==> flow/design.v <==
module mux8to1_8bit( input [7:0] in0,in1,in2,in3,in4,in5,in6,in7, input [2:0] Sel, output reg [7:0] outBus );
	always@(in0 or in1 or in2 or in3 or in4 or in5 or in6 or in7 or Sel)
	case (Sel)
			3'b000: outBus=in0;
			3'b001: outBus=in1;
			3'b010: outBus=in2;
			3'b011: outBus=in3;
			3'b100: outBus=in4;
			3'b101: outBus=in5;
			3'b110: outBus=in6;
			3'b111: outBus=in7;
	endcase
endmodule
module mux4to1_8bit( input [7:0] in0,in1,in2,in3, input [1:0] Sel, output reg [7:0] outBus );
	always@(in0 or in1 or in2 or in3 or Sel)
	case (Sel)
			2'b00: outBus=in0;
			2'b01: outBus=in1;
			2'b10: outBus=in2;
			2'b11: outBus=in3;
	endcase
endmodule
module mux2to1_8bit( input [7:0] in0,in1, input Sel, output reg [7:0] outBus );
	always@(in0 or in1 or Sel)
	case (Sel)
			1'b0: outBus=in0;
			1'b1: outBus=in1;
	endcase
endmodule
module mux8to1_32bit( input [31:0] in0,in1,in2,in3,in4,in5,in6,in7, input [2:0] Sel, output reg [31:0] outBus );
	always@(in0 or in1 or in2 or in3 or in4 or in5 or in6 or in7 or Sel)
	case (Sel)
			3'b000: outBus=in0;
			3'b001: outBus=in1;
			3'b010: outBus=in2;
			3'b011: outBus=in3;
			3'b100: outBus=in4;
			3'b101: outBus=in5;
			3'b110: outBus=in6;
			3'b111: outBus=in7;
	endcase
endmodule
module mux4to1_32bit( input [31:0] in0,in1,in2,in3, input [1:0] Sel, output reg [31:0] outBus );
	always@(in0 or in1 or in2 or in3 or Sel)
	case (Sel)
			2'b00: outBus=in0;
			2'b01: outBus=in1;
			2'b10: outBus=in2;
			2'b11: outBus=in3;
	endcase
endmodule
module mux2to1_32bit( input [31:0] in0,in1, input Sel, output reg [31:0] outBus );
	always@(in0 or in1 or Sel)
	case (Sel)
			1'b0: outBus=in0;
			1'b1: outBus=in1;
	endcase
endmodule
module mux2to1_1bit( input in0, in1, input Sel, output reg outBus );
	always@(in0 or in1 or Sel)
	case (Sel)
			1'b0: outBus=in0;
			1'b1: outBus=in1;
	endcase
endmodule
module signExt3to32( input [2:0] offset, output reg [31:0] signExtOffset);
  always@(offset)
  begin
    case(offset[2])
      1'b0: signExtOffset = { 29'b00000000000000000000000000000, offset};
      1'b1: signExtOffset = { 29'b11111111111111111111111111111, offset};
    endcase
  end
endmodule
module signExt5to32( input [4:0] offset, output reg [31:0] signExtOffset);
  always@(offset)
  begin
    case(offset[4])
      1'b0: signExtOffset = { 27'b000000000000000000000000000, offset};
      1'b1: signExtOffset = { 27'b111111111111111111111111111, offset};
    endcase
  end
endmodule
module signExt8to32( input [7:0] offset, output reg [31:0] signExtOffset);
  always@(offset)
  begin
    case(offset[7])
      1'b0: signExtOffset = { 24'b00000000000000000000000, offset};
      1'b1: signExtOffset = { 24'b111111111111111111111111, offset};
    endcase
  end
endmodule
module signExt11to32( input [10:0] offset, output reg [31:0] signExtOffset);
  always@(offset)
  begin
    case(offset[10])
      1'b0: signExtOffset = { 21'b000000000000000000000, offset};
      1'b1: signExtOffset = { 21'b111111111111111111111, offset};
    endcase
  end
endmodule
module zeroExt8to32( input [7:0] offset, output reg [31:0] zeroExtOffset);
  always@(offset)
  begin
    zeroExtOffset = { 24'b000000000000000000000000, offset};
  end
endmodule
module decoder3to8( input [2:0] encoded, output reg [7:0] decOut);
	always@(encoded)
	begin
		case(encoded)
			3'b000: decOut=8'b00000001; 
			3'b001: decOut=8'b00000010;
			3'b010: decOut=8'b00000100;
			3'b011: decOut=8'b00001000;
			3'b100: decOut=8'b00010000;
			3'b101: decOut=8'b00100000;
			3'b110: decOut=8'b01000000;
			3'b111: decOut=8'b10000000;
		endcase
	end
endmodule
module alu(
		input [31:0] aluIn1, input [31:0] aluIn2, input aluOp, output reg [31:0] aluOut, 
		output reg flag_z, output reg flag_n, output reg flag_c, output reg flag_v
);
 	reg [31:0] signedAluIn2;
	always@(aluIn1 or aluIn2 or aluOp)
	begin
		case(aluOp)
			1'b0: signedAluIn2 = aluIn2;
			1'b1: signedAluIn2 = -aluIn2;
		endcase
		{flag_c,aluOut} = aluIn1 + signedAluIn2;
		flag_z = (aluOut == 0)?1'b1:1'b0;
		flag_n = aluOut[31];
		flag_v = ( (aluIn1[31]==0 && signedAluIn2[31]==0 && aluOut[31]==1 ) || (aluIn1[31]==1 && signedAluIn2[31]==1 && aluOut[31]==0 ) )?1:0;
	end
endmodule
module adder32bit(input [31:0] op1, input [31:0] op2, output reg [31:0] res);
	always@(op1 or op2)
		res = op1 + op2;
endmodule
module D_ff (input clk, input reset, input regWrite, input decOut1b, input d, output reg q);
	always @ (posedge clk)
	begin
	if(reset==1'b1)
		q<=0;
	else
		if(regWrite == 1'b1 && decOut1b==1'b1) begin q<=d; end
	end
endmodule
module register3bit( input clk, input reset, input regWrite, input decOut1b, input [2:0] writeData, output  [2:0] outR );
	D_ff d0(clk, reset, regWrite, decOut1b, writeData[0], outR[0]);
	D_ff d1(clk, reset, regWrite, decOut1b, writeData[1], outR[1]);
	D_ff d2(clk, reset, regWrite, decOut1b, writeData[2], outR[2]);
endmodule
module flagRegister4bit( 
	input clk, input reset, input regWrite, 
	input p4_flag_z, p4_flag_n, p4_flag_c, p4_flag_v,
	output flag_z, flag_n, flag_c, flag_v
);
	register1bit reg_flag_z( clk, reset, regWrite, 1'b1, p4_flag_z, flag_z);
	register1bit reg_flag_n( clk, reset, regWrite, 1'b1, p4_flag_n, flag_n);
	register1bit reg_flag_c( clk, reset, regWrite, 1'b1, p4_flag_c, flag_c);
	register1bit reg_flag_v( clk, reset, regWrite, 1'b1, p4_flag_v, flag_v);
endmodule
module register1bit( input clk, input reset, input regWrite, input decOut1b, input writeData, output  outR );
	D_ff d0(clk, reset, regWrite, decOut1b, writeData, outR);
endmodule
module register8bit( input clk, input reset, input regWrite, input decOut1b, input [7:0] writeData, output  [7:0] outR );
	D_ff d0(clk, reset, regWrite, decOut1b, writeData[0], outR[0]);
	D_ff d1(clk, reset, regWrite, decOut1b, writeData[1], outR[1]);
	D_ff d2(clk, reset, regWrite, decOut1b, writeData[2], outR[2]);
	D_ff d3(clk, reset, regWrite, decOut1b, writeData[3], outR[3]);
	D_ff d4(clk, reset, regWrite, decOut1b, writeData[4], outR[4]);
	D_ff d5(clk, reset, regWrite, decOut1b, writeData[5], outR[5]);
	D_ff d6(clk, reset, regWrite, decOut1b, writeData[6], outR[6]);
	D_ff d7(clk, reset, regWrite, decOut1b, writeData[7], outR[7]);
endmodule
module register16bit( input clk, input reset, input regWrite, input decOut1b, input [15:0] writeData, output  [15:0] outR );
	D_ff d0(clk, reset, regWrite, decOut1b, writeData[0], outR[0]);
	D_ff d1(clk, reset, regWrite, decOut1b, writeData[1], outR[1]);
	D_ff d2(clk, reset, regWrite, decOut1b, writeData[2], outR[2]);
	D_ff d3(clk, reset, regWrite, decOut1b, writeData[3], outR[3]);
	D_ff d4(clk, reset, regWrite, decOut1b, writeData[4], outR[4]);
	D_ff d5(clk, reset, regWrite, decOut1b, writeData[5], outR[5]);
	D_ff d6(clk, reset, regWrite, decOut1b, writeData[6], outR[6]);
	D_ff d7(clk, reset, regWrite, decOut1b, writeData[7], outR[7]);
	D_ff d8(clk, reset, regWrite, decOut1b, writeData[8], outR[8]);
	D_ff d9(clk, reset, regWrite, decOut1b, writeData[9], outR[9]);
	D_ff d10(clk, reset, regWrite, decOut1b, writeData[10], outR[10]);
	D_ff d11(clk, reset, regWrite, decOut1b, writeData[11], outR[11]);
	D_ff d12(clk, reset, regWrite, decOut1b, writeData[12], outR[12]);
	D_ff d13(clk, reset, regWrite, decOut1b, writeData[13], outR[13]);
	D_ff d14(clk, reset, regWrite, decOut1b, writeData[14], outR[14]);
	D_ff d15(clk, reset, regWrite, decOut1b, writeData[15], outR[15]);
endmodule
module register32bit( input clk, input reset, input regWrite, input decOut1b, input [31:0] writeData, output  [31:0] outR );
	D_ff d0(clk, reset, regWrite, decOut1b, writeData[0], outR[0]);
	D_ff d1(clk, reset, regWrite, decOut1b, writeData[1], outR[1]);
	D_ff d2(clk, reset, regWrite, decOut1b, writeData[2], outR[2]);
	D_ff d3(clk, reset, regWrite, decOut1b, writeData[3], outR[3]);
	D_ff d4(clk, reset, regWrite, decOut1b, writeData[4], outR[4]);
	D_ff d5(clk, reset, regWrite, decOut1b, writeData[5], outR[5]);
	D_ff d6(clk, reset, regWrite, decOut1b, writeData[6], outR[6]);
	D_ff d7(clk, reset, regWrite, decOut1b, writeData[7], outR[7]);
	D_ff d8(clk, reset, regWrite, decOut1b, writeData[8], outR[8]);
	D_ff d9(clk, reset, regWrite, decOut1b, writeData[9], outR[9]);
	D_ff d10(clk, reset, regWrite, decOut1b, writeData[10], outR[10]);
	D_ff d11(clk, reset, regWrite, decOut1b, writeData[11], outR[11]);
	D_ff d12(clk, reset, regWrite, decOut1b, writeData[12], outR[12]);
	D_ff d13(clk, reset, regWrite, decOut1b, writeData[13], outR[13]);
	D_ff d14(clk, reset, regWrite, decOut1b, writeData[14], outR[14]);
	D_ff d15(clk, reset, regWrite, decOut1b, writeData[15], outR[15]);
	D_ff d16(clk, reset, regWrite, decOut1b, writeData[16], outR[16]);
	D_ff d17(clk, reset, regWrite, decOut1b, writeData[17], outR[17]);
	D_ff d18(clk, reset, regWrite, decOut1b, writeData[18], outR[18]);
	D_ff d19(clk, reset, regWrite, decOut1b, writeData[19], outR[19]);
	D_ff d20(clk, reset, regWrite, decOut1b, writeData[20], outR[20]);
	D_ff d21(clk, reset, regWrite, decOut1b, writeData[21], outR[21]);
	D_ff d22(clk, reset, regWrite, decOut1b, writeData[22], outR[22]);
	D_ff d23(clk, reset, regWrite, decOut1b, writeData[23], outR[23]);
	D_ff d24(clk, reset, regWrite, decOut1b, writeData[24], outR[24]);
	D_ff d25(clk, reset, regWrite, decOut1b, writeData[25], outR[25]);
	D_ff d26(clk, reset, regWrite, decOut1b, writeData[26], outR[26]);
	D_ff d27(clk, reset, regWrite, decOut1b, writeData[27], outR[27]);
	D_ff d28(clk, reset, regWrite, decOut1b, writeData[28], outR[28]);
	D_ff d29(clk, reset, regWrite, decOut1b, writeData[29], outR[29]);
	D_ff d30(clk, reset, regWrite, decOut1b, writeData[30], outR[30]);
	D_ff d31(clk, reset, regWrite, decOut1b, writeData[31], outR[31]);
endmodule
module register32bit_2WriteData( input clk, input reset, input regWrite1, input regWrite2, input decOut1b, input writeData_sel, input [31:0] writeData_1, input [31:0] writeData_2, output  [31:0] outR );
	wire [31:0] writeData;
	wire regWrite;
	mux2to1_32bit mux_writeData(writeData_1, writeData_2, writeData_sel, writeData);	 
	mux2to1_1bit mux_regWrite(regWrite1, regWrite2,writeData_sel, regWrite);
	D_ff d0(clk, reset, regWrite, decOut1b, writeData[0], outR[0]);
	D_ff d1(clk, reset, regWrite, decOut1b, writeData[1], outR[1]);
	D_ff d2(clk, reset, regWrite, decOut1b, writeData[2], outR[2]);
	D_ff d3(clk, reset, regWrite, decOut1b, writeData[3], outR[3]);
	D_ff d4(clk, reset, regWrite, decOut1b, writeData[4], outR[4]);
	D_ff d5(clk, reset, regWrite, decOut1b, writeData[5], outR[5]);
	D_ff d6(clk, reset, regWrite, decOut1b, writeData[6], outR[6]);
	D_ff d7(clk, reset, regWrite, decOut1b, writeData[7], outR[7]);
	D_ff d8(clk, reset, regWrite, decOut1b, writeData[8], outR[8]);
	D_ff d9(clk, reset, regWrite, decOut1b, writeData[9], outR[9]);
	D_ff d10(clk, reset, regWrite, decOut1b, writeData[10], outR[10]);
	D_ff d11(clk, reset, regWrite, decOut1b, writeData[11], outR[11]);
	D_ff d12(clk, reset, regWrite, decOut1b, writeData[12], outR[12]);
	D_ff d13(clk, reset, regWrite, decOut1b, writeData[13], outR[13]);
	D_ff d14(clk, reset, regWrite, decOut1b, writeData[14], outR[14]);
	D_ff d15(clk, reset, regWrite, decOut1b, writeData[15], outR[15]);
	D_ff d16(clk, reset, regWrite, decOut1b, writeData[16], outR[16]);
	D_ff d17(clk, reset, regWrite, decOut1b, writeData[17], outR[17]);
	D_ff d18(clk, reset, regWrite, decOut1b, writeData[18], outR[18]);
	D_ff d19(clk, reset, regWrite, decOut1b, writeData[19], outR[19]);
	D_ff d20(clk, reset, regWrite, decOut1b, writeData[20], outR[20]);
	D_ff d21(clk, reset, regWrite, decOut1b, writeData[21], outR[21]);
	D_ff d22(clk, reset, regWrite, decOut1b, writeData[22], outR[22]);
	D_ff d23(clk, reset, regWrite, decOut1b, writeData[23], outR[23]);
	D_ff d24(clk, reset, regWrite, decOut1b, writeData[24], outR[24]);
	D_ff d25(clk, reset, regWrite, decOut1b, writeData[25], outR[25]);
	D_ff d26(clk, reset, regWrite, decOut1b, writeData[26], outR[26]);
	D_ff d27(clk, reset, regWrite, decOut1b, writeData[27], outR[27]);
	D_ff d28(clk, reset, regWrite, decOut1b, writeData[28], outR[28]);
	D_ff d29(clk, reset, regWrite, decOut1b, writeData[29], outR[29]);
	D_ff d30(clk, reset, regWrite, decOut1b, writeData[30], outR[30]);
	D_ff d31(clk, reset, regWrite, decOut1b, writeData[31], outR[31]);
endmodule
module pipleline_IF_ID( 
		input clk, input reset, input regWrite, input IF_flush,
		input [15:0] aluInstr, memInstr, input [31:0] pc_plus4, 
		output [15:0] p1_aluInstr, output [15:0] p1_memInstr, output [31:0] p1_pc_plus4
	);
	register16bit reg_aluInstr(clk, reset | IF_flush, regWrite, 1'b1, aluInstr, p1_aluInstr);
	register16bit reg_memInstr(clk, reset | IF_flush, regWrite, 1'b1, memInstr, p1_memInstr);
	register32bit reg_pc_plus4(clk, reset | IF_flush, regWrite, 1'b1, pc_plus4 , p1_pc_plus4);
endmodule
module pipeline_ID_EX( 
		input clk, input reset, input regWrite, input ID_flush, input p2_pipeline_stall,
		input [2:0] alu_rn, alu_rm, alu_rd, mem_rn, mem_rd,
		output [2:0] p2_alu_rn, p2_alu_rm, p2_alu_rd, p2_mem_rn, p2_mem_rd,
		input [31:0] alu_reg_rm, alu_reg_rn, mem_reg_rn, mem_reg_rd, 
		output [31:0] p2_alu_reg_rm, p2_alu_reg_rn, p2_mem_reg_rn, p2_mem_reg_rd, 
		input [31:0] ex_alu_reg_rm, ex_alu_reg_rn, ex_mem_reg_rn, input [7:0] ex_mem_reg_rd,
		input [31:0] alu_sextImm3, mem_sextImm5,
		output [31:0] p2_alu_sextImm3, p2_mem_sextImm5,
		input [31:0] mem_shiftedSext8_branchOffset,	
		output [31:0] p2_mem_shiftedSext8_branchOffset,
		input memRead, memWrite, alu_regWrite, mem_regWrite, flag_regWrite,
		input aluOp, aluSrcB,
		input isBranch, isJump,
		output p2_memRead, p2_memWrite, p2_alu_regWrite, p2_mem_regWrite, p2_flag_regWrite,
		output p2_aluOp, p2_aluSrcB,
		output p2_isBranch, p2_isJump
	);
	wire signal_reset = reset | ID_flush;
	wire valWrite = regWrite | p2_pipeline_stall;
	wire [31:0] v_alu_reg_rn = p2_pipeline_stall ? ex_alu_reg_rn : alu_reg_rn;
	wire [31:0] v_alu_reg_rm = p2_pipeline_stall ? ex_alu_reg_rm : alu_reg_rm;
	wire [31:0] v_mem_reg_rn = p2_pipeline_stall ? ex_mem_reg_rn : mem_reg_rn;
	wire [31:0] v_mem_reg_rd = p2_pipeline_stall ? {24'b0, ex_mem_reg_rd} : mem_reg_rd;
	register3bit reg_alu_rn( clk, reset, regWrite, 1'b1, alu_rn, p2_alu_rn );
	register3bit reg_alu_rm( clk, reset, regWrite, 1'b1, alu_rm, p2_alu_rm );
	register3bit reg_alu_rd( clk, reset, regWrite, 1'b1, alu_rd, p2_alu_rd );
	register3bit reg_mem_rn( clk, reset, regWrite, 1'b1, mem_rn, p2_mem_rn );
	register3bit reg_mem_rd( clk, reset, regWrite, 1'b1, mem_rd, p2_mem_rd );
	register32bit reg_alu_reg_rn( clk, reset, valWrite, 1'b1, v_alu_reg_rn, p2_alu_reg_rn );
	register32bit reg_alu_reg_rm( clk, reset, valWrite, 1'b1, v_alu_reg_rm, p2_alu_reg_rm );
	register32bit reg_mem_reg_rn( clk, reset, valWrite, 1'b1, v_mem_reg_rn, p2_mem_reg_rn );
	register32bit reg_mem_reg_rd( clk, reset, valWrite, 1'b1, v_mem_reg_rd, p2_mem_reg_rd );
	register32bit reg_alu_sextImm3( clk, reset, regWrite, 1'b1, alu_sextImm3, p2_alu_sextImm3 );
	register32bit reg_mem_sextImm5( clk, reset, regWrite, 1'b1, mem_sextImm5, p2_mem_sextImm5 );
	register32bit reg_mem_sextImm8( clk, reset, regWrite, 1'b1, mem_shiftedSext8_branchOffset, p2_mem_shiftedSext8_branchOffset ); 
	register1bit  reg_memRead( clk, signal_reset, regWrite, 1'b1, memRead, p2_memRead);
	register1bit  reg_memWrite( clk, signal_reset, regWrite, 1'b1, memWrite, p2_memWrite);
	register1bit  reg_alu_regWrite( clk, signal_reset, regWrite, 1'b1, alu_regWrite, p2_alu_regWrite);
	register1bit  reg_mem_regWrite( clk, signal_reset, regWrite, 1'b1, mem_regWrite, p2_mem_regWrite);
	register1bit  reg_mem_flag_regWrite( clk, signal_reset, regWrite, 1'b1, flag_regWrite, p2_flag_regWrite);
	register1bit  reg_aluOp( clk, signal_reset, regWrite, 1'b1, aluOp, p2_aluOp);
	register1bit  reg_aluSrcB( clk, signal_reset, regWrite, 1'b1, aluSrcB, p2_aluSrcB);
	register1bit  reg_isBranch( clk, signal_reset, regWrite, 1'b1, isBranch, p2_isBranch);
	register1bit  reg_isJump( clk, signal_reset, regWrite, 1'b1, isJump, p2_isJump);
endmodule
module pipeline_EX_MEM( 
	input clk, reset, regWrite, EX_flush, bubble,
	input p2_memRead, p2_memWrite, p2_alu_regWrite, p2_mem_regWrite, p2_flag_regWrite,
	input [2:0] alu_rd, mem_rd,
	input [7:0] mem_reg_rd,
	input [31:0] alu_aluOut,  mem_address,
	input alu_flag_z, alu_flag_n, alu_flag_c, alu_flag_v,
	output p3_memRead, p3_memWrite, p3_alu_regWrite, p3_mem_regWrite,
	output [2:0] p3_alu_rd, p3_mem_rd,
	output [7:0] p3_mem_reg_rd, 
	output [31:0] p3_alu_aluOut, p3_mem_address,
	output p3_flag_z, p3_flag_n, p3_flag_c, p3_flag_v
);
	wire signal_reset = reset | EX_flush | bubble;
	register1bit  reg_memRead( clk, signal_reset, regWrite, 1'b1, p2_memRead, p3_memRead );
	register1bit  reg_memWrite( clk, signal_reset, regWrite, 1'b1, p2_memWrite, p3_memWrite);
	register1bit  reg_alu_regWrite( clk, signal_reset, regWrite, 1'b1, p2_alu_regWrite, p3_alu_regWrite);
	register1bit  reg_mem_regWrite( clk, signal_reset, regWrite, 1'b1, p2_mem_regWrite, p3_mem_regWrite);
	register3bit reg_alu_rd( clk, reset | EX_flush, regWrite, 1'b1, alu_rd, p3_alu_rd );
	register3bit reg_mem_rd( clk, reset | EX_flush, regWrite, 1'b1, mem_rd, p3_mem_rd );
	register32bit reg_alu_aluOut( clk, reset | EX_flush, regWrite, 1'b1, alu_aluOut, p3_alu_aluOut );
	register8bit reg_mem_reg_rd( clk, reset | EX_flush, regWrite, 1'b1, mem_reg_rd, p3_mem_reg_rd );
	register32bit reg_mem_address( clk, reset | EX_flush, regWrite, 1'b1, mem_address, p3_mem_address );
	register1bit reg_flag_z( clk, reset | EX_flush, regWrite & p2_flag_regWrite & ~bubble , 1'b1, alu_flag_z, p3_flag_z);  
	register1bit reg_flag_n( clk, reset | EX_flush, regWrite & p2_flag_regWrite & ~bubble , 1'b1, alu_flag_n, p3_flag_n);  
	register1bit reg_flag_c( clk, reset | EX_flush, regWrite & p2_flag_regWrite & ~bubble , 1'b1, alu_flag_c, p3_flag_c);  
	register1bit reg_flag_v( clk, reset | EX_flush, regWrite & p2_flag_regWrite & ~bubble , 1'b1, alu_flag_v, p3_flag_v);  
endmodule
module pipeline_MEM_WB(
		input clk, reset, regWrite,
		input p3_alu_regWrite, p3_mem_regWrite,
		input [2:0]  alu_rd, mem_rd,
		input [31:0] alu_aluOut, mem_memOut,
		input p3_flag_z, p3_flag_n, p3_flag_c, p3_flag_v,
		output p4_alu_regWrite, p4_mem_regWrite,
		output [2:0] p4_alu_rd, p4_mem_rd,
		output [31:0] p4_alu_aluOut, p4_mem_memOut,
		output p4_flag_z, p4_flag_n, p4_flag_c, p4_flag_v
);
	register1bit  reg_alu_regWrite( clk, reset, regWrite, 1'b1, p3_alu_regWrite, p4_alu_regWrite);
	register1bit  reg_mem_regWrite( clk, reset, regWrite, 1'b1, p3_mem_regWrite, p4_mem_regWrite);
	register3bit reg_alu_rd( clk, reset, regWrite, 1'b1, alu_rd, p4_alu_rd );
	register3bit reg_mem_rd( clk, reset, regWrite, 1'b1, mem_rd, p4_mem_rd );
	register32bit reg_alu_aluOut( clk, reset, regWrite, 1'b1, alu_aluOut, p4_alu_aluOut );
	register32bit reg_mem_memOut( clk, reset, regWrite, 1'b1, mem_memOut, p4_mem_memOut );
	register1bit reg_flag_z( clk, reset, regWrite , 1'b1, p3_flag_z, p4_flag_z);  
	register1bit reg_flag_n( clk, reset, regWrite , 1'b1, p3_flag_n, p4_flag_n);  
	register1bit reg_flag_c( clk, reset, regWrite , 1'b1, p3_flag_c, p4_flag_c);  
	register1bit reg_flag_v( clk, reset, regWrite , 1'b1, p3_flag_v, p4_flag_v);  
endmodule
module dataMem(input clk, input reset, input regWrite, input [31:0] memAddress, input [7:0] writeData, output hit, output [7:0] memOut);
	assign hit = 1'b1;
	wire [7:0] decOut;
	wire [7:0] outR0, outR1, outR2, outR3, outR4, outR5, outR6, outR7;
	decoder3to8 dm_decoder( memAddress[2:0], decOut);
	register8bit dm0( clk, reset, regWrite, decOut[0], writeData, outR0 );
	register8bit dm1( clk, reset, regWrite, decOut[1], writeData, outR1 );
	register8bit dm2( clk, reset, regWrite, decOut[2], writeData, outR2 );
	register8bit dm3( clk, reset, regWrite, decOut[3], writeData, outR3 );
	register8bit dm4( clk, reset, regWrite, decOut[4], writeData, outR4 );
	register8bit dm5( clk, reset, regWrite, decOut[5], writeData, outR5 );
	register8bit dm6( clk, reset, regWrite, decOut[6], writeData, outR6 );
	register8bit dm7( clk, reset, regWrite, decOut[7], writeData, outR7 );
	mux8to1_8bit dm_mux( outR0, outR1, outR2, outR3, outR4, outR5, outR6, outR7, memAddress[2:0], memOut);
endmodule
module controlCircuit(
		input [6:0] p1_aluOpcode, input [4:0] p1_memOpcode, 
		input p3_flag_v, input p3_flag_n, input p2_isBranch,
		output reg memRead, output reg memWrite, output reg alu_regWrite,output reg mem_regWrite, output reg flag_regWrite,
		output reg aluOp, output reg aluSrcB, 
		output reg isBranch, output reg isJump,output reg [1:0] pcSrc,
		output reg IF_flush, output reg ID_flush, output reg EX_flush
	);
	reg undefined_instruction;
	always @ (*)
	begin
		undefined_instruction = 0;
		aluOp = p1_aluOpcode[5];
		aluSrcB = p1_aluOpcode[6];
		IF_flush=0; ID_flush=0; EX_flush=0; isBranch = 0; isJump = 0;
		case(p1_aluOpcode[4:0])
			5'b00011: 
				begin
					alu_regWrite = 1;	 
					flag_regWrite = 1;
				end
			5'b01000: 
				begin
					alu_regWrite = 0;	 
					flag_regWrite = 1;
				end
			5'b00000:  
				begin
					alu_regWrite = 0;	 
					flag_regWrite = 0;
				end
			default: 
				begin
					alu_regWrite = 0;
					flag_regWrite = 0;
					undefined_instruction = 1;
				end
		endcase
		case(p1_memOpcode[4:0])
			5'b01100:   
				begin
					memRead = 0;
					memWrite = 1;
					mem_regWrite = 0;
				end
			5'b01101:  
				begin
					memRead = 1;
					memWrite = 0;
					mem_regWrite = 1;
				end
			5'b11010:  
				begin
					memRead = 0;
					memWrite = 0;
					mem_regWrite = 0;
					isBranch = 1;
				end
			5'b11110:  
				begin
					memRead = 0;
					memWrite = 0;
					mem_regWrite = 0;
					isJump = 1;
				end
			5'b00000:  
				begin
					memRead = 0;
					memWrite = 0;
					mem_regWrite = 0;
				end
			default:
				begin
					memRead = 0;
					memWrite = 0;
					mem_regWrite = 0; 
					undefined_instruction = 1;
				end
		endcase
		if(p3_flag_v )  
			begin
				pcSrc = 3;
				IF_flush=1; ID_flush=1; EX_flush=1;
			end
		else if(p2_isBranch & p3_flag_n )  
			begin	
				pcSrc = 1;
				IF_flush=1; ID_flush=1;
			end
		else if (isJump)  
			begin
				pcSrc = 2;
				IF_flush=1;
			end
		else if(undefined_instruction)
			begin
				pcSrc = 3;
				IF_flush=1;
			end
		else
			pcSrc = 0;
	end
endmodule
module registerSet( 
		input clk, input reset,
		input alu_regWrite, input mem_regWrite, input [7:0] decOut1, input [7:0] decOut2, 
		input [31:0] writeData_1, input [31:0] writeData_2,  
		output [31:0] outR0,outR1,outR2,outR3,outR4,outR5,outR6,outR7 
	);
	wire [7:0] decOut;
	assign decOut[0] = decOut1[0] | decOut2[0];
	assign decOut[1] = decOut1[1] | decOut2[1];
	assign decOut[2] = decOut1[2] | decOut2[2];
	assign decOut[3] = decOut1[3] | decOut2[3];
	assign decOut[4] = decOut1[4] | decOut2[4];
	assign decOut[5] = decOut1[5] | decOut2[5];
	assign decOut[6] = decOut1[6] | decOut2[6];
	assign decOut[7] = decOut1[7] | decOut2[7];
	register32bit_2WriteData r0 (clk, reset, alu_regWrite, mem_regWrite, decOut[0] , decOut2[0], writeData_1, writeData_2 , outR0 );
	register32bit_2WriteData r1 (clk, reset, alu_regWrite, mem_regWrite, decOut[1] , decOut2[1], writeData_1, writeData_2 , outR1 );
	register32bit_2WriteData r2 (clk, reset, alu_regWrite, mem_regWrite, decOut[2] , decOut2[2], writeData_1, writeData_2 , outR2 );
	register32bit_2WriteData r3 (clk, reset, alu_regWrite, mem_regWrite, decOut[3] , decOut2[3], writeData_1, writeData_2 , outR3 );
	register32bit_2WriteData r4 (clk, reset, alu_regWrite, mem_regWrite, decOut[4] , decOut2[4], writeData_1, writeData_2 , outR4 );
	register32bit_2WriteData r5 (clk, reset, alu_regWrite, mem_regWrite, decOut[5] , decOut2[5], writeData_1, writeData_2 , outR5 );
	register32bit_2WriteData r6 (clk, reset, alu_regWrite, mem_regWrite, decOut[6] , decOut2[6], writeData_1, writeData_2 , outR6 );
	register32bit_2WriteData r7 (clk, reset, alu_regWrite, mem_regWrite, decOut[7] , decOut2[7], writeData_1, writeData_2 , outR7 );
endmodule
module registerFile(
	input clk, input reset, 
	input p4_mem_regWrite, input [2:0] mem_rn, mem_rd, p4_mem_rd, input [31:0] mem_writeData,
	input p4_alu_regWrite, input [2:0] alu_rm, alu_rn, alu_rd, p4_alu_rd, input [31:0] alu_writeData,
	output [31:0] mem_reg_rn, mem_reg_rd, 
	output [31:0] alu_reg_rm, alu_reg_rn
	);
	wire [31:0] outR0,outR1,outR2,outR3,outR4,outR5,outR6,outR7;
	wire [7:0] alu_decOut, mem_decOut;
	decoder3to8 alu_decoder(p4_alu_rd, alu_decOut);
	decoder3to8 mem_decoder(p4_mem_rd, mem_decOut);
	wire [7:0] mem_decOut_we = mem_decOut & {8{p4_mem_regWrite}};
	registerSet rSet0( clk, reset, p4_alu_regWrite, p4_mem_regWrite, alu_decOut, mem_decOut_we, alu_writeData, mem_writeData, outR0,outR1,outR2,outR3,outR4,outR5,outR6,outR7 ); 
	wire [31:0] file_mem_reg_rn, file_mem_reg_rd, file_alu_reg_rn, file_alu_reg_rm;
	mux8to1_32bit mux_mrn( outR0,outR1,outR2,outR3,outR4,outR5,outR6,outR7, mem_rn, file_mem_reg_rn );
	mux8to1_32bit mux_mrd( outR0,outR1,outR2,outR3,outR4,outR5,outR6,outR7, mem_rd, file_mem_reg_rd );
	mux8to1_32bit mux_arn( outR0,outR1,outR2,outR3,outR4,outR5,outR6,outR7,alu_rn, file_alu_reg_rn );
	mux8to1_32bit mux_arm( outR0,outR1,outR2,outR3,outR4,outR5,outR6,outR7,alu_rm, file_alu_reg_rm );
	assign mem_reg_rn = (p4_mem_regWrite && p4_mem_rd == mem_rn) ? mem_writeData : (p4_alu_regWrite && p4_alu_rd == mem_rn) ? alu_writeData : file_mem_reg_rn;
	assign mem_reg_rd = (p4_mem_regWrite && p4_mem_rd == mem_rd) ? mem_writeData : (p4_alu_regWrite && p4_alu_rd == mem_rd) ? alu_writeData : file_mem_reg_rd;
	assign alu_reg_rn = (p4_mem_regWrite && p4_mem_rd == alu_rn) ? mem_writeData : (p4_alu_regWrite && p4_alu_rd == alu_rn) ? alu_writeData : file_alu_reg_rn;
	assign alu_reg_rm = (p4_mem_regWrite && p4_mem_rd == alu_rm) ? mem_writeData : (p4_alu_regWrite && p4_alu_rd == alu_rm) ? alu_writeData : file_alu_reg_rm;
endmodule
module forwarding_unit(
		input p3_alu_regWrite, input p4_alu_regWrite, input p4_mem_regWrite,input p2_alu_regWrite,
		input [2:0] p4_mem_rd, input [2:0] p4_alu_rd, 
		input [2:0] p3_alu_rd, input [2:0] p3_mem_rd,
		input [2:0] p2_mem_rd,input [2:0] p2_alu_rm ,
		input [2:0] p2_alu_rn,input [2:0] p2_mem_rn,
		output reg [1:0] f_alu_reg_rn_sel , output reg [1:0] f_alu_reg_rm_sel, output reg [1:0] f_mem_reg_rn_sel, output reg [1:0] f_mem_reg_rd_sel, output reg f_memStage_mem_rd_sel  
	); 
		always @ (*)
		begin
		f_alu_reg_rn_sel = 0 ; f_alu_reg_rm_sel = 0 ; f_mem_reg_rn_sel = 0 ; f_mem_reg_rd_sel = 0; f_memStage_mem_rd_sel = 0; 
		if( p3_alu_regWrite == 1 && p3_alu_rd != 0 && p3_alu_rd == p2_alu_rn )	 
			f_alu_reg_rn_sel = 1;
		else if( p4_mem_regWrite == 1 && p4_mem_rd != 0 && p4_mem_rd == p2_alu_rn )	 
			f_alu_reg_rn_sel = 3;
		else if( p4_alu_regWrite == 1 && p4_alu_rd != 0 && p4_alu_rd == p2_alu_rn )	 
			f_alu_reg_rn_sel = 2;
		if( p3_alu_regWrite == 1 &&  p3_alu_rd != 0 && p3_alu_rd == p2_alu_rm )	 
			f_alu_reg_rm_sel = 1;
		else if( p4_mem_regWrite == 1 && p4_mem_rd != 0 && p4_mem_rd == p2_alu_rm )	 
			f_alu_reg_rm_sel = 3;
		else if( p4_alu_regWrite == 1 && p4_alu_rd != 0 && p4_alu_rd == p2_alu_rm )	 
			f_alu_reg_rm_sel = 2;
		if( p3_alu_regWrite == 1 &&  p3_alu_rd != 0 && p3_alu_rd == p2_mem_rn )		 
			f_mem_reg_rn_sel = 1;
		else if( p4_mem_regWrite == 1 && p4_mem_rd != 0 && p4_mem_rd == p2_mem_rn )	 
			f_mem_reg_rn_sel = 3;
		else if( p4_alu_regWrite == 1 && p4_alu_rd != 0 && p4_alu_rd == p2_mem_rn )	 
			f_mem_reg_rn_sel = 2;
		if( p3_alu_regWrite == 1 &&  p3_alu_rd != 0 && p3_alu_rd == p2_mem_rd )		 
			f_mem_reg_rd_sel = 1;
		else if( p4_mem_regWrite == 1 && p4_mem_rd != 0 && p4_mem_rd == p2_mem_rd )	 
			f_mem_reg_rd_sel = 3;
		else if( p4_alu_regWrite == 1 && p4_alu_rd != 0 && p4_alu_rd == p2_mem_rd )	 
			f_mem_reg_rd_sel = 2;
		if( p4_mem_regWrite == 1 && p4_mem_rd != 0 && p4_mem_rd == p3_mem_rd )  
			f_memStage_mem_rd_sel = 1;
	end
endmodule
module hazard_detection(
		input p3_mem_regWrite, input [2:0] p3_mem_rd,
		input [2:0] p2_alu_rm, input [2:0] p2_alu_rn, input [2:0] p2_mem_rn,
		output reg PCWrite_HU, output reg p1_regWrite_HU, output reg p2_stall
	);
		always @ (*)	  
		begin
			PCWrite_HU = 1;  p1_regWrite_HU = 1;  p2_stall = 0; 
			if ( p3_mem_regWrite == 1 && p3_mem_rd !=0 && (p2_alu_rm == p3_mem_rd || p2_alu_rn == p3_mem_rd || p2_mem_rn == p3_mem_rd ) )
				begin 
					PCWrite_HU = 0;  
					p1_regWrite_HU = 0;  
					p2_stall = 1; 
				end	
		end
endmodule
module IFStage(
		input clk, input reset, input p1_pipeline_regWrite, input IF_flush,
		input pcWrite, 	input [31:0] pc_branchTarget, pc_jumpTarget, 
		input [1:0] pcSrc,  
		output [15:0] p1_aluInstr, p1_memInstr, 
		output [31:0] p1_pc_plus4,
		output [31:0] imem_addr, input [31:0] imem_data
	);
	wire [31:0] pc_out;
	wire [31:0] pc_writeData;
	register32bit PC( clk, reset, pcWrite, 1'b1, pc_writeData, pc_out );
	wire [31:0] pc_plus4;
	adder32bit adder_pc( pc_out, 32'd4 , pc_plus4 );
	mux4to1_32bit mux_pc_writeData( pc_plus4, pc_branchTarget,  pc_jumpTarget, 32'b00000000_11111111_00000000_11111111, pcSrc, pc_writeData );
	wire [31:0] instr2Word;
	assign imem_addr = pc_out;
	assign instr2Word = imem_data;
	pipleline_IF_ID p1(
		clk, reset, p1_pipeline_regWrite, IF_flush,
		instr2Word[31:16], instr2Word[15:0], pc_plus4, 
		p1_memInstr, p1_aluInstr, p1_pc_plus4 
	);
endmodule
module IDStage(
		input clk, input reset, input p2_pipeline_regWrite, input p2_pipeline_stall,  
		input [15:0] p1_aluInstr, p1_memInstr,
		input p3_flag_v, p3_flag_n,  
		input p4_mem_regWrite, p4_alu_regWrite, 
		input [2:0] p4_alu_rd, p4_mem_rd, 
		input [31:0] p4_alu_writeData, p4_mem_writeData,
		input p4_flag_z, p4_flag_n, p4_flag_c, p4_flag_v,
		input [31:0] ex_alu_reg_rm, ex_alu_reg_rn, ex_mem_reg_rn, input [7:0] ex_mem_reg_rd,
		output [2:0] p2_alu_rm, p2_alu_rn, p2_alu_rd, p2_mem_rn, p2_mem_rd, 
		output [31:0] p2_alu_reg_rm, p2_alu_reg_rn, p2_mem_reg_rn, p2_mem_reg_rd, 
		output [31:0] p2_alu_sext3_imm, p2_mem_sext5_memOffset, p2_mem_shiftedSext8_branchOffset, 		
		output [31:0] mem_shiftedSext11_jumpOffset,
		output flag_z, flag_n, flag_c, flag_v, 	 
		output p2_memRead, p2_memWrite, p2_alu_regWrite, p2_mem_regWrite, p2_flag_regWrite,
		output p2_aluOp, p2_aluSrcB,
		output p2_isBranch, p2_isJump, output [1:0] pcSrc,														 
		output IF_flush, output ID_flush, output EX_flush
	);
	wire [31:0] mem_sext11_jumpOffset, mem_sext8_branchOffset;
	wire [31:0] mem_shiftedSext8_branchOffset;  
	signExt11to32 mem_signExt11( p1_memInstr[15:5], mem_sext11_jumpOffset );
	signExt8to32 mem_signExt8( p1_memInstr[15:8], mem_sext8_branchOffset );
	assign mem_shiftedSext11_jumpOffset = {mem_sext11_jumpOffset[30:0],1'b0};
	assign mem_shiftedSext8_branchOffset = {mem_sext8_branchOffset[30:0],1'b0};	
	wire memRead, memWrite, alu_regWrite, mem_regWrite, flag_regWrite;
	wire aluOp, aluSrcB; 
	wire isBranch, isJump;
	wire alu_undefinedInstruction, mem_undefinedInstruction;
	wire IF_flush_raw, ID_flush_raw;
	controlCircuit ctrlCkt(
		p1_aluInstr[6:0] , p1_memInstr[4:0],
		p3_flag_v, p3_flag_n, p2_isBranch,
		memRead, memWrite, alu_regWrite, mem_regWrite, flag_regWrite,
		aluOp, aluSrcB, 
		isBranch, isJump, pcSrc,
		IF_flush_raw, ID_flush_raw, EX_flush
	);
	wire redirect_ok = p3_flag_v | ~p2_pipeline_stall;
	assign IF_flush = IF_flush_raw & redirect_ok;
	assign ID_flush = ID_flush_raw & redirect_ok;
	wire ID_flush_eff = ID_flush;
	flagRegister4bit flag_register( clk, reset, 1'b1,
		p4_flag_z, p4_flag_n, p4_flag_c, p4_flag_v,
		flag_z, flag_n, flag_c, flag_v
	);
	wire [31:0] alu_reg_rm, alu_reg_rn, mem_reg_rn, mem_reg_rd;
	registerFile rFile( clk, reset, 
		p4_mem_regWrite, p1_memInstr[10:8], p1_memInstr[7:5], p4_mem_rd, p4_mem_writeData,
		p4_alu_regWrite, p1_aluInstr[15:13], p1_aluInstr[12:10], p1_aluInstr[9:7], p4_alu_rd, p4_alu_writeData,
		mem_reg_rn, mem_reg_rd, 
		alu_reg_rm, alu_reg_rn
	);
	wire [31:0] alu_sext3_imm, mem_sext5_memOffset;
	signExt3to32 alu_signExt3( p1_aluInstr[15:13], alu_sext3_imm );
	signExt5to32 mem_signExt5( p1_memInstr[15:11], mem_sext5_memOffset );
	pipeline_ID_EX p2( 
		clk, reset, p2_pipeline_regWrite, ID_flush_eff, p2_pipeline_stall,
		p1_aluInstr[15:13], p1_aluInstr[12:10], p1_aluInstr[9:7], p1_memInstr[10:8], p1_memInstr[7:5],	 
		p2_alu_rm, p2_alu_rn, p2_alu_rd, p2_mem_rn, p2_mem_rd,											 
		alu_reg_rm, alu_reg_rn, mem_reg_rn, mem_reg_rd, 							 
		p2_alu_reg_rm, p2_alu_reg_rn, p2_mem_reg_rn, p2_mem_reg_rd, 				 
		ex_alu_reg_rm, ex_alu_reg_rn, ex_mem_reg_rn, ex_mem_reg_rd,				 
		alu_sext3_imm, mem_sext5_memOffset, 			 
		p2_alu_sext3_imm, p2_mem_sext5_memOffset, 		 
		mem_shiftedSext8_branchOffset,		 
		p2_mem_shiftedSext8_branchOffset,	 
		memRead, memWrite, alu_regWrite, mem_regWrite, flag_regWrite,
		aluOp, aluSrcB, 
		isBranch, isJump, 
		p2_memRead, p2_memWrite, p2_alu_regWrite, p2_mem_regWrite, p2_flag_regWrite,
		p2_aluOp, p2_aluSrcB,
		p2_isBranch, p2_isJump
	);
endmodule
module EXStage(input clk, input reset, input p3_pipeline_regWrite, input EX_flush,
		input p2_memRead, p2_memWrite, p2_alu_regWrite, p2_mem_regWrite, p2_flag_regWrite,
		input p2_aluOp, p2_aluSrcB, 
		input [2:0] p2_alu_rn, p2_alu_rm, p2_alu_rd, p2_mem_rn, p2_mem_rd,
		input [31:0] p2_alu_reg_rm, p2_alu_reg_rn, p2_mem_reg_rn,
		input [7:0] p2_mem_reg_rd, 
		input [31:0] p2_alu_sextImm3, p2_mem_sextImm5,
		input [1:0]	 f_mem_reg_rd_sel, 										 
		input [1:0]  f_mem_reg_rn_sel, f_alu_reg_rm_sel, f_alu_reg_rn_sel,	 
		input [31:0] f_mem_reg_rn_1, f_mem_reg_rn_2, f_mem_reg_rn_3,	 
		input [7:0] f_mem_reg_rd_1, f_mem_reg_rd_2, f_mem_reg_rd_3,		 
		input [31:0] f_alu_reg_rm_1, f_alu_reg_rm_2, f_alu_reg_rm_3,	 
		input [31:0] f_alu_reg_rn_1, f_alu_reg_rn_2, f_alu_reg_rn_3, 	 
		output p3_memRead, p3_memWrite, p3_alu_regWrite, p3_mem_regWrite,
		output [2:0] p3_alu_rd, p3_mem_rd,
		output [7:0] p3_mem_reg_rd,
		output [31:0] p3_alu_aluOut, p3_mem_address,
		output p3_flag_z, p3_flag_n, p3_flag_c, p3_flag_v,
		input stall,
		output [31:0] ex_alu_reg_rm, ex_alu_reg_rn, ex_mem_reg_rn, output [7:0] ex_mem_reg_rd
);
	wire [31:0] selected_mem_reg_rn;
	mux4to1_32bit mux_mem_reg_rn( p2_mem_reg_rn, f_mem_reg_rn_1, f_mem_reg_rn_2, f_mem_reg_rn_3, f_mem_reg_rn_sel, selected_mem_reg_rn );
	wire [7:0] selected_mem_reg_rd;
	mux4to1_8bit mux_mem_reg_rd( p2_mem_reg_rd, f_mem_reg_rd_1, f_mem_reg_rd_2, f_mem_reg_rd_3, f_mem_reg_rd_sel, selected_mem_reg_rd );
	wire [31:0] mem_address;
	adder32bit memAddressAdder(p2_mem_sextImm5, selected_mem_reg_rn, mem_address);
	wire [31:0] aluIn1;
	mux4to1_32bit mux_alu_reg_rn( p2_alu_reg_rn, f_alu_reg_rn_1, f_alu_reg_rn_2, f_alu_reg_rn_3, f_alu_reg_rn_sel, aluIn1 );
	wire [31:0] selected_alu_reg_rm;
	wire [31:0] aluIn2;
	mux4to1_32bit mux_alu_reg_rm( p2_alu_reg_rm, f_alu_reg_rm_1, f_alu_reg_rm_2, f_alu_reg_rm_3, f_alu_reg_rm_sel, selected_alu_reg_rm );
	assign ex_alu_reg_rm = selected_alu_reg_rm;
	assign ex_alu_reg_rn = aluIn1;
	assign ex_mem_reg_rn = selected_mem_reg_rn;
	assign ex_mem_reg_rd = selected_mem_reg_rd;
	mux2to1_32bit mux_alu_rm_imm( selected_alu_reg_rm, p2_alu_sextImm3, p2_aluSrcB, aluIn2 );
	wire [31:0] aluOut;
	wire alu_flag_z, alu_flag_n, alu_flag_c, alu_flag_v;
	alu theALU(
		aluIn1, aluIn2, p2_aluOp, aluOut, 
		alu_flag_z, alu_flag_n, alu_flag_c, alu_flag_v
	);
	pipeline_EX_MEM p3( 
		clk, reset, p3_pipeline_regWrite, EX_flush, stall,
		p2_memRead, p2_memWrite, p2_alu_regWrite, p2_mem_regWrite, p2_flag_regWrite,
		p2_alu_rd, p2_mem_rd,
		p2_mem_reg_rd, 
		aluOut, mem_address,
		alu_flag_z, alu_flag_n, alu_flag_c, alu_flag_v,
		p3_memRead, p3_memWrite, p3_alu_regWrite, p3_mem_regWrite,
		p3_alu_rd, p3_mem_rd,
		p3_mem_reg_rd, 
		p3_alu_aluOut, p3_mem_address,
		p3_flag_z, p3_flag_n, p3_flag_c, p3_flag_v
	);	
endmodule
module MEMStage( 
		input clk, reset, p4_pipeline_regWrite, 
		input p3_memWrite, p3_alu_regWrite, p3_mem_regWrite,
		input [2:0] p3_alu_rd, p3_mem_rd,
		input [7:0] p3_mem_reg_rd, 
		input [31:0] p3_alu_aluOut, p3_mem_address,
		input f_memStage_mem_rd_sel,
		input [7:0] f_memStage_mem_reg_rd,
		input p3_flag_z, p3_flag_n, p3_flag_c, p3_flag_v,
		output p4_alu_regWrite, p4_mem_regWrite,
		output [2:0] p4_alu_rd, p4_mem_rd,
		output [31:0] p4_alu_aluOut, 
		output [31:0] p4_mem_memOut,
		output p4_flag_z, p4_flag_n, p4_flag_c, p4_flag_v
);
	wire [7:0] selected_mem_rd;
	mux2to1_8bit mux_f_memStage_mem_rd( p3_mem_reg_rd, f_memStage_mem_reg_rd, f_memStage_mem_rd_sel, selected_mem_rd );
	wire [7:0] mem_memOut_8bit;
	wire [31:0] mem_memOut;
	wire hit;
	dataMem dataMemory( clk, reset, p3_memWrite, p3_mem_address, selected_mem_rd, hit, mem_memOut_8bit );
	zeroExt8to32 zExt_memOut( mem_memOut_8bit, mem_memOut );
	pipeline_MEM_WB p4( 
		clk, reset, p4_pipeline_regWrite, 
		p3_alu_regWrite, p3_mem_regWrite,
		p3_alu_rd, p3_mem_rd,
		p3_alu_aluOut, mem_memOut,
		p3_flag_z, p3_flag_n, p3_flag_c, p3_flag_v,
		p4_alu_regWrite, p4_mem_regWrite,
		p4_alu_rd, p4_mem_rd,
		p4_alu_aluOut, p4_mem_memOut,
		p4_flag_z, p4_flag_n, p4_flag_c, p4_flag_v
	);
endmodule
module mainModule(
		input clk, input reset,
		output [31:0] imem_addr, input [31:0] imem_data,
		output wb_alu_we, output [2:0] wb_alu_rd, output [31:0] wb_alu_data,
		output wb_mem_we, output [2:0] wb_mem_rd, output [7:0] wb_mem_data,
		output [3:0] flags
	);
	wire IF_flush, ID_flush, EX_flush; 
	wire pcWrite, p1_pipeline_regWrite;
	wire p2_pipeline_regWrite, p2_pipeline_stall;
	wire hu_pcWrite, hu_p1_regWrite, hu_stall;
	wire p3_pipeline_regWrite = 1'b1;
	wire [1:0]  f_mem_reg_rn_sel, f_alu_reg_rm_sel, f_alu_reg_rn_sel;	 
	wire [1:0] f_mem_reg_rd_sel;
	wire f_memStage_mem_rd_sel;
	wire [31:0] p2_pc_branchTarget, pc_jumpTarget; 
	wire [1:0] pcSrc;
	wire [15:0] p1_aluInstr, p1_memInstr;  
	wire [31:0] p1_pc_plus4;
	IFStage the_IFStage(
		clk, reset, p1_pipeline_regWrite, IF_flush, 
		pcWrite, 	p2_pc_branchTarget, pc_jumpTarget, 
		pcSrc,  
		p1_aluInstr, p1_memInstr, p1_pc_plus4,
		imem_addr, imem_data
	);
	wire p2_memRead, p2_memWrite, p2_alu_regWrite, p2_mem_regWrite, p2_flag_regWrite;
	wire p2_aluOp, p2_aluSrcB;
	wire p2_isBranch, p2_isJump; 
	wire p3_memRead, p3_memWrite, p3_alu_regWrite, p3_mem_regWrite;
	wire p4_alu_regWrite, p4_mem_regWrite;
	wire [2:0] p2_alu_rm, p2_alu_rn, p2_alu_rd, p2_mem_rn, p2_mem_rd;
	wire [2:0] p3_alu_rd, p3_mem_rd;
	wire [2:0] p4_alu_rd, p4_mem_rd;
	wire [31:0] p2_alu_reg_rm, p2_alu_reg_rn, p2_mem_reg_rn, p2_mem_reg_rd;  
	wire [31:0] p2_alu_imm, p2_memOffset;
	wire [7:0] p3_mem_reg_rd;
	wire [31:0] p3_alu_aluOut, p3_mem_address;
	wire [31:0] p4_alu_aluOut, p4_mem_memOut;
	wire [31:0] f_mem_reg_rn_1, f_mem_reg_rn_2, f_mem_reg_rn_3;	 
	wire [7:0] f_mem_reg_rd_1, f_mem_reg_rd_2, f_mem_reg_rd_3;		 
	wire [31:0] f_alu_reg_rm_1, f_alu_reg_rm_2, f_alu_reg_rm_3;	 
	wire [31:0] f_alu_reg_rn_1, f_alu_reg_rn_2, f_alu_reg_rn_3; 	 
	wire [7:0] f_memStage_mem_reg_rd;	
	assign f_mem_reg_rn_1 = p3_alu_aluOut; assign f_mem_reg_rn_2 = p4_alu_aluOut; assign f_mem_reg_rn_3 = p4_mem_memOut;
	assign f_alu_reg_rm_1 = p3_alu_aluOut; assign f_alu_reg_rm_2 = p4_alu_aluOut; assign f_alu_reg_rm_3 = p4_mem_memOut;
	assign f_alu_reg_rn_1 = p3_alu_aluOut; assign f_alu_reg_rn_2 = p4_alu_aluOut; assign f_alu_reg_rn_3 = p4_mem_memOut;
	assign f_mem_reg_rd_1 = p3_alu_aluOut[7:0]; assign f_mem_reg_rd_2 = p4_alu_aluOut[7:0]; assign f_mem_reg_rd_3 = p4_mem_memOut[7:0];
	assign f_memStage_mem_reg_rd = p4_mem_memOut[7:0];
	wire [31:0] ex_alu_reg_rm, ex_alu_reg_rn, ex_mem_reg_rn;
	wire [7:0] ex_mem_reg_rd;
	wire flag_z, flag_n, flag_c, flag_v;
	wire p3_flag_z, p3_flag_n, p3_flag_c, p3_flag_v;
	wire p4_flag_z, p4_flag_n, p4_flag_c, p4_flag_v;
	IDStage theIDStage(
		clk, reset, p2_pipeline_regWrite, p2_pipeline_stall,  
		p1_aluInstr, p1_memInstr,
		p3_flag_v, p3_flag_n,  
		p4_mem_regWrite, p4_alu_regWrite,
		p4_alu_rd, p4_mem_rd,  
		p4_alu_aluOut, p4_mem_memOut,
		p4_flag_z, p4_flag_n, p4_flag_c, p4_flag_v,
		ex_alu_reg_rm, ex_alu_reg_rn, ex_mem_reg_rn, ex_mem_reg_rd,
		p2_alu_rm, p2_alu_rn, p2_alu_rd, p2_mem_rn, p2_mem_rd, 
		p2_alu_reg_rm, p2_alu_reg_rn, p2_mem_reg_rn, p2_mem_reg_rd, 
		p2_alu_imm, p2_memOffset, 
		p2_pc_branchTarget, pc_jumpTarget,
		flag_z, flag_n, flag_c, flag_v, 	 
		p2_memRead, p2_memWrite, p2_alu_regWrite, p2_mem_regWrite, p2_flag_regWrite,
		p2_aluOp, p2_aluSrcB,
		p2_isBranch, p2_isJump, pcSrc,															 
		IF_flush, ID_flush, EX_flush
	);
	EXStage theEXStage(clk, reset, p3_pipeline_regWrite, EX_flush,
		p2_memRead, p2_memWrite, p2_alu_regWrite, p2_mem_regWrite, p2_flag_regWrite,
		p2_aluOp, p2_aluSrcB, 
		p2_alu_rn, p2_alu_rm, p2_alu_rd, p2_mem_rn, p2_mem_rd,
		p2_alu_reg_rm, p2_alu_reg_rn, p2_mem_reg_rn, 
		p2_mem_reg_rd[7:0],  									 
		p2_alu_imm, p2_memOffset, 
		f_mem_reg_rd_sel, 										 
		f_mem_reg_rn_sel, f_alu_reg_rm_sel, f_alu_reg_rn_sel,	 
		f_mem_reg_rn_1, f_mem_reg_rn_2, f_mem_reg_rn_3,	 
		f_mem_reg_rd_1, f_mem_reg_rd_2, f_mem_reg_rd_3,	 
		f_alu_reg_rm_1, f_alu_reg_rm_2, f_alu_reg_rm_3,	 
		f_alu_reg_rn_1, f_alu_reg_rn_2, f_alu_reg_rn_3, 	 
		p3_memRead, p3_memWrite, p3_alu_regWrite, p3_mem_regWrite,
		p3_alu_rd, p3_mem_rd,
		p3_mem_reg_rd,
		p3_alu_aluOut, p3_mem_address,
		p3_flag_z, p3_flag_n, p3_flag_c, p3_flag_v,
		p2_pipeline_stall,
		ex_alu_reg_rm, ex_alu_reg_rn, ex_mem_reg_rn, ex_mem_reg_rd
	);
	MEMStage theMEMStage( 
		clk, reset, 1'b1,
		p3_memWrite, p3_alu_regWrite, p3_mem_regWrite,
		p3_alu_rd, p3_mem_rd,
		p3_mem_reg_rd, 
		p3_alu_aluOut, p3_mem_address,
		f_memStage_mem_rd_sel,
		f_memStage_mem_reg_rd[7:0],
		p3_flag_z, p3_flag_n, p3_flag_c, p3_flag_v,
		p4_alu_regWrite, p4_mem_regWrite,
		p4_alu_rd, p4_mem_rd,
		p4_alu_aluOut,
		p4_mem_memOut,
		p4_flag_z, p4_flag_n, p4_flag_c, p4_flag_v
	);
	forwarding_unit the_forwarding_unit(
		p3_alu_regWrite, p4_alu_regWrite, p4_mem_regWrite, p2_alu_regWrite,
		p4_mem_rd, p4_alu_rd, 
		p3_alu_rd, p3_mem_rd,
		p2_mem_rd, p2_alu_rm ,
		p2_alu_rn, p2_mem_rn,
		f_alu_reg_rn_sel , f_alu_reg_rm_sel, f_mem_reg_rn_sel, f_mem_reg_rd_sel, f_memStage_mem_rd_sel  
	); 	
	 hazard_detection the_hazard_detection(
		p3_mem_regWrite, p3_mem_rd,
		p2_alu_rm, p2_alu_rn, p2_mem_rn,
		hu_pcWrite, hu_p1_regWrite, hu_stall
	);	
	assign p2_pipeline_stall = hu_stall & ~p3_flag_v;
	assign pcWrite = ~p2_pipeline_stall;
	assign p1_pipeline_regWrite = ~p2_pipeline_stall;
	assign p2_pipeline_regWrite = ~p2_pipeline_stall;
	assign wb_alu_we = p4_alu_regWrite;
	assign wb_alu_rd = p4_alu_rd;
	assign wb_alu_data = p4_alu_aluOut;
	assign wb_mem_we = p4_mem_regWrite;
	assign wb_mem_rd = p4_mem_rd;
	assign wb_mem_data = p4_mem_memOut[7:0];
	assign flags = {flag_z, flag_n, flag_c, flag_v};
endmodule
* From RTL to reports: mainModule
Each step is given for the RTL above and for the edited RTL.
Lines under "before" count in the file above, lines under "after" in the edited file.
"change": "after" minus "before" as printed here.
Library cell names are shortened.
The mark - stands for no value.
- Design top :: mainModule
- Clock input :: clk
- Cell library :: sky130hd
- Timing corner :: tt_025C_1v80

* The edit
The edit as a unified diff against the file above.
A script made this edit. It changes what the design does and was not meant as an optimisation.
#+begin_src diff
@@ -770,5 +770,8 @@
 	wire hit;
 	dataMem dataMemory( clk, reset, p3_memWrite, p3_mem_address, selected_mem_rd, hit, mem_memOut_8bit );
-	zeroExt8to32 zExt_memOut( mem_memOut_8bit, mem_memOut );
+	wire [31:0] mem_memOut_m, mem_memOut_s;
+	zeroExt8to32 zExt_memOut( mem_memOut_8bit, mem_memOut_m );
+	zeroExt8to32 zExt_memOut_x (~mem_memOut_8bit, mem_memOut_s);
+	assign mem_memOut = mem_memOut_m ^ mem_memOut_s;
 	pipeline_MEM_WB p4( 
 		clk, reset, p4_pipeline_regWrite, 
#+end_src

* Elaborated design
Counts by Yosys on the flattened word-level netlist (proc, flatten, opt, wreduce; memories kept). Print and check cells are left out. Cells with the same type and inputs are merged into one.
Yosys's memory passes give these memory sizes; they may raise the number of words (mostly to a power of two), join words into wider ones and drop unused or constant bits.
** Storage and ports
- bits in registers :: before 688, after 688, change 0
- memory bits (read-only) :: before 192, after 192, change 0
- clocked read ports x word width :: before 24, after 24, change 0
- memory cells :: before 3, after 3, change 0
- output and inout port bits :: before 84, after 84, change 0
** Cells by class
- add/sub/neg operators :: before 4, after 4, change 0
- equality and inequality tests :: before 81, after 81, change 0
- multiplexer cells :: before 83, after 83, change 0
- bitwise gates (word level) :: before 37, after 39, change +2
- reductions and logical operators :: before 69, after 69, change 0
** Memory list
- words x width with read and write ports :: before 8 x 8 bit 1R0W; 8 x 8 bit 1R0W; (+1), after 8 x 8 bit 1R0W; 8 x 8 bit 1R0W; (+1)
The mark (+n) counts cells that are not listed.
** Operators with widths
- 8-bit NOT :: before 0, after 1, change +1
- 8-bit XOR :: before 0, after 1, change +1
Unchanged operator kinds not shown: 41.

* Logic depth
Yosys ltp: most cells in a row. Word level: on the elaborated netlist, between registers, memories and ports. Mapped: between sequential cells and ports; inverters and the memories' decode and read muxes count.
** Logic depth
- depth in word-level cells :: before 16, after 16, change 0
- ABC_AREA :: before 0, after 0
- depth in mapped cells :: before 28, after 30, change +2

* Synthesis result
Yosys stat after the flow's synthesis: flattened, memories mapped to cells. It holds for the ABC_AREA given above (unset counts as 0); a run with the other value may have another netlist.
** Cell types
- nor2_1 :: before 338, after 218, change -120
- dfxtp_1 :: before 622, after 519, change -103
- clkbuf_1 :: before 371, after 274, change -97
- a211oi_1 :: before 108, after 23, change -85
- a311oi_1 :: before 80, after 6, change -74
Unchanged cell types not shown: 7.
The list need not be complete.
** Synthesis totals
- cell count :: before 4433, after 3662, change -771
- chip area (Yosys) (µm²) :: before 33757.4, after 27844.2, change -5913.2
- area of sequential cells (µm²) :: before 12451.9, after 10390.0, change -2061.9
- flip-flop cells :: before 622, after 519, change -103
By module: a second synthesis without flattening, with its own total; a netlist apart from the flattened one above.
** Unflattened totals
- cells (unflattened synthesis) :: before 7034, after 7107, change +73
- area total of the unflattened synthesis (µm²) :: before 67576.1, after 68130.3, change +554.2
Rows give one instance, submodules left out.
** By module, before
- D_ff :: times used 830, cells 4, area 43.8 µm²
- mux8to1_32bit :: times used 4, cells 306, area 2244.7 µm²
- mux2to1_32bit :: times used 9, cells 36, area 544.3 µm²
before: Further modules, not shown: 35.
** By module, after
- D_ff :: times used 830, cells 4, area 43.8 µm²
- mux8to1_32bit :: times used 4, cells 306, area 2244.7 µm²
- mux2to1_32bit :: times used 9, cells 36, area 544.3 µm²
after: Further modules, not shown: 35.

* Path before layout
Source: OpenSTA report_checks on the synthesized netlist (no wires, ideal clock, input and output delay 20% of the period each), path of least setup slack; recovery checks are left aside. Register names are those of the netlist, which keeps one name where synthesis merged equal registers.
** Timing after synthesis
- path type :: before reg2reg, after reg2reg
- start point :: before register theEXStage.p3.reg_alu_rd.d2.q, after register theMEMStage.p4.reg_alu_rd.d1.q
- end point :: before register theEXStage.p3.reg_flag_z.d0.q, after register theEXStage.p3.reg_flag_z.d0.q
- period (ns) :: before 10.0, after 10.0, change 0.0
- setup time (ns) :: before 0.069, after 0.057, change -0.012
- launch time at the first pin (ns) :: before 0.000, after 0.000, change 0.000
- data arrival time (ns) :: before 6.384, after 6.833, change +0.449
- data required time (ns) :: before 9.931, after 9.943, change +0.012
- slack (ns) :: before 3.547, after 3.110, change -0.437
- delay of the path (ns) :: before 6.453, after 6.890, change +0.437
- stages :: before 28, after 30, change +2
- synthesis period reached (ns) :: before 6.453, after 6.89, change +0.437
"delay of the path" is the arrival time less input delay plus setup time.
"stages" counts driving pins, that of a launching flip-flop among them; a cell with two outputs on the path counts twice.
"synthesis period reached" is the clock period less the worst setup slack; recovery checks do not enter. This is arithmetic on one report: input and output delays are still those of the set period (20% each).
Between the ends stands the longest chain of elaborated cells between them, by number of cells; it is not shown to be the way that was timed. Of several equally long chains one is given.
Each line given opens the expression or statement behind the cell; cells for indexed reads and writes are added by Yosys, which also makes memories of some case tables.
On the way, after synthesis, before:
- Cells in the longest elaborated chain :: 12
- Elaborated cells on any way between the ends :: 24
- Those cells by class :: 2 x add/sub; 8 x eq/ne; 7 x mux; 7 x reduce/logical
** RTL lines, path after synthesis, before
- start: declaration :: line 144 : module D_ff (input clk, input reset, input regWrite, input decOut1b, input d, output reg q);
- start: assignment :: line 148 : q<=0;
- start: assignment :: line 150 : if(regWrite == 1'b1 && decOut1b==1'b1) begin q<=d; end
- 3-bit nonzero test :: line 558 : if( p3_alu_regWrite == 1 && p3_alu_rd != 0 && p3_alu_rd == p2_alu_rm )
- 1-bit logical AND (2 in a row) :: line 558
- [8 not listed]
- 1-bit 2-to-1 mux :: line 135 : flag_z = (aluOut == 0)?1'b1:1'b0;
- end: assignment :: line 148
- end: assignment :: line 150
- end: declaration :: line 144
On the way, after synthesis, after:
- Cells in the longest elaborated chain :: 14
- Elaborated cells on any way between the ends :: 28
- Those cells by class :: 2 x add/sub; 8 x eq/ne; 11 x mux; 7 x reduce/logical
** RTL lines, path after synthesis, after
- start: declaration :: line 144 : module D_ff (input clk, input reset, input regWrite, input decOut1b, input d, output reg q);
- start: assignment :: line 148 : q<=0;
- start: assignment :: line 150 : if(regWrite == 1'b1 && decOut1b==1'b1) begin q<=d; end
- 3-bit nonzero test :: line 562 : else if( p4_alu_regWrite == 1 && p4_alu_rd != 0 && p4_alu_rd == p2_alu_rm )
- 1-bit logical AND (2 in a row) :: line 562
- [10 not listed]
- 1-bit 2-to-1 mux :: line 135 : flag_z = (aluOut == 0)?1'b1:1'b0;
- end: assignment :: line 148
- end: assignment :: line 150
- end: declaration :: line 144

* Path in the finished layout
Path of least setup slack in the final report of the runs of pair 1 (OpenROAD, finished layout, wires in). Where an end is a register, its clock arrival counts in the times.
** Timing after layout
- path type :: before reg2reg, after reg2reg
- start point :: before register theMEMStage.p4.reg_alu_regWrite.d0.q, after register theMEMStage.p4.reg_alu_regWrite.d0.q
- end point :: before register theEXStage.p3.reg_flag_z.d0.q, after register theEXStage.p3.reg_flag_z.d0.q
- period (ns) :: before 10.0, after 10.0, change 0.0
- setup time (ns) :: before 0.07, after 0.05, change -0.02
- launch time at the first pin (ns) :: before 0.64, after 0.63, change -0.01
- data arrival time (ns) :: before 8.61, after 8.70, change +0.09
- data required time (ns) :: before 10.55, after 10.56, change +0.01
- slack (ns) :: before 1.94, after 1.87, change -0.07
- stages :: before 26, after 25, change -1
Between the ends stands the longest chain of elaborated cells between them, by number of cells; it is not shown to be the way that was timed. Of several equally long chains one is given.
On the way, after layout, before:
- Cells in the longest elaborated chain :: 13
- Elaborated cells on any way between the ends :: 25
- Those cells by class :: 2 x add/sub; 6 x eq/ne; 11 x mux; 6 x reduce/logical
** RTL lines, path after layout, before
- start: declaration :: line 144 : module D_ff (input clk, input reset, input regWrite, input decOut1b, input d, output reg q);
- start: assignment :: line 148 : q<=0;
- start: assignment :: line 150 : if(regWrite == 1'b1 && decOut1b==1'b1) begin q<=d; end
- 1-bit logical AND (2 in a row) :: line 562 : else if( p4_alu_regWrite == 1 && p4_alu_rd != 0 && p4_alu_rd == p2_alu_rm )
- 2-bit 2-to-1 mux :: line 562
- [9 not listed]
- 1-bit 2-to-1 mux :: line 135 : flag_z = (aluOut == 0)?1'b1:1'b0;
- end: assignment :: line 148
- end: assignment :: line 150
- end: declaration :: line 144
On the way, after layout, after:
- Cells in the longest elaborated chain :: 13
- Elaborated cells on any way between the ends :: 25
- Those cells by class :: 2 x add/sub; 6 x eq/ne; 11 x mux; 6 x reduce/logical
** RTL lines, path after layout, after
- start: declaration :: line 144 : module D_ff (input clk, input reset, input regWrite, input decOut1b, input d, output reg q);
- start: assignment :: line 148 : q<=0;
- start: assignment :: line 150 : if(regWrite == 1'b1 && decOut1b==1'b1) begin q<=d; end
- 1-bit logical AND (2 in a row) :: line 562 : else if( p4_alu_regWrite == 1 && p4_alu_rd != 0 && p4_alu_rd == p2_alu_rm )
- 2-bit 2-to-1 mux :: line 562
- [9 not listed]
- 1-bit 2-to-1 mux :: line 135 : flag_z = (aluOut == 0)?1'b1:1'b0;
- end: assignment :: line 148
- end: assignment :: line 150
- end: declaration :: line 144

* Measured runs
Runs of the flow (Yosys, OpenROAD) on both versions; the two runs of a pair have the same settings. The constraints put input and output delay at 20% of the set period each and load the outputs with 0.01 pF.
Flow settings, pair 1:
- CORE_UTILIZATION :: 40
- PLACE_DENSITY :: 0.6
- period_ns :: 10.0
- CAP_MARGIN :: 20
- CORE_MARGIN :: 2
- SLEW_MARGIN :: 20
** Final reports, pair 1
- cell area after synthesis (µm²) :: before 33757.4, after 27844.2, change -5913.2
- overall die area (µm²) :: before 86733.2, after 71738.3, change -14994.9
- area of the standard cells in the finished layout (µm²) :: before 37164.4, after 30992.2, change -6172.2
- setup slack of the worst path (ns) :: before 1.938, after 1.867, change -0.071
- worst hold slack in the final report (ns) :: before 0.433, after 0.436, change +0.003
- power (W) :: before 0.009326, after 0.007194, change -0.002132
Flow settings, pair 2:
- CAP_MARGIN :: 0
- CELL_PAD_IN_SITES_GLOBAL_PLACEMENT :: 1
- CORE_UTILIZATION :: 59
- CTS_CLUSTER_SIZE :: 78
- GPL_TIMING_DRIVEN :: 1
- MAX_ROUTING_LAYER :: met4
- PLACE_DENSITY :: 0.8
- period_ns :: 8.06
- CORE_MARGIN :: 2
- SLEW_MARGIN :: 20
** Final reports, pair 2
- cell area after synthesis (µm²) :: before 33757.4, after 27844.2, change -5913.2
- overall die area (µm²) :: before 59146.2, after 48947.1, change -10199.1
- area of the standard cells in the finished layout (µm²) :: before 36770.3, after 30599.3, change -6171.0
- setup slack of the worst path (ns) :: before 0.501, after 0.515, change +0.014
- worst hold slack in the final report (ns) :: before 0.427, after 0.447, change +0.020
- power (W) :: before 0.011412, after 0.008907, change -0.002505
"power" rests on the timing tool's default activity at the inputs, not on a simulated workload.
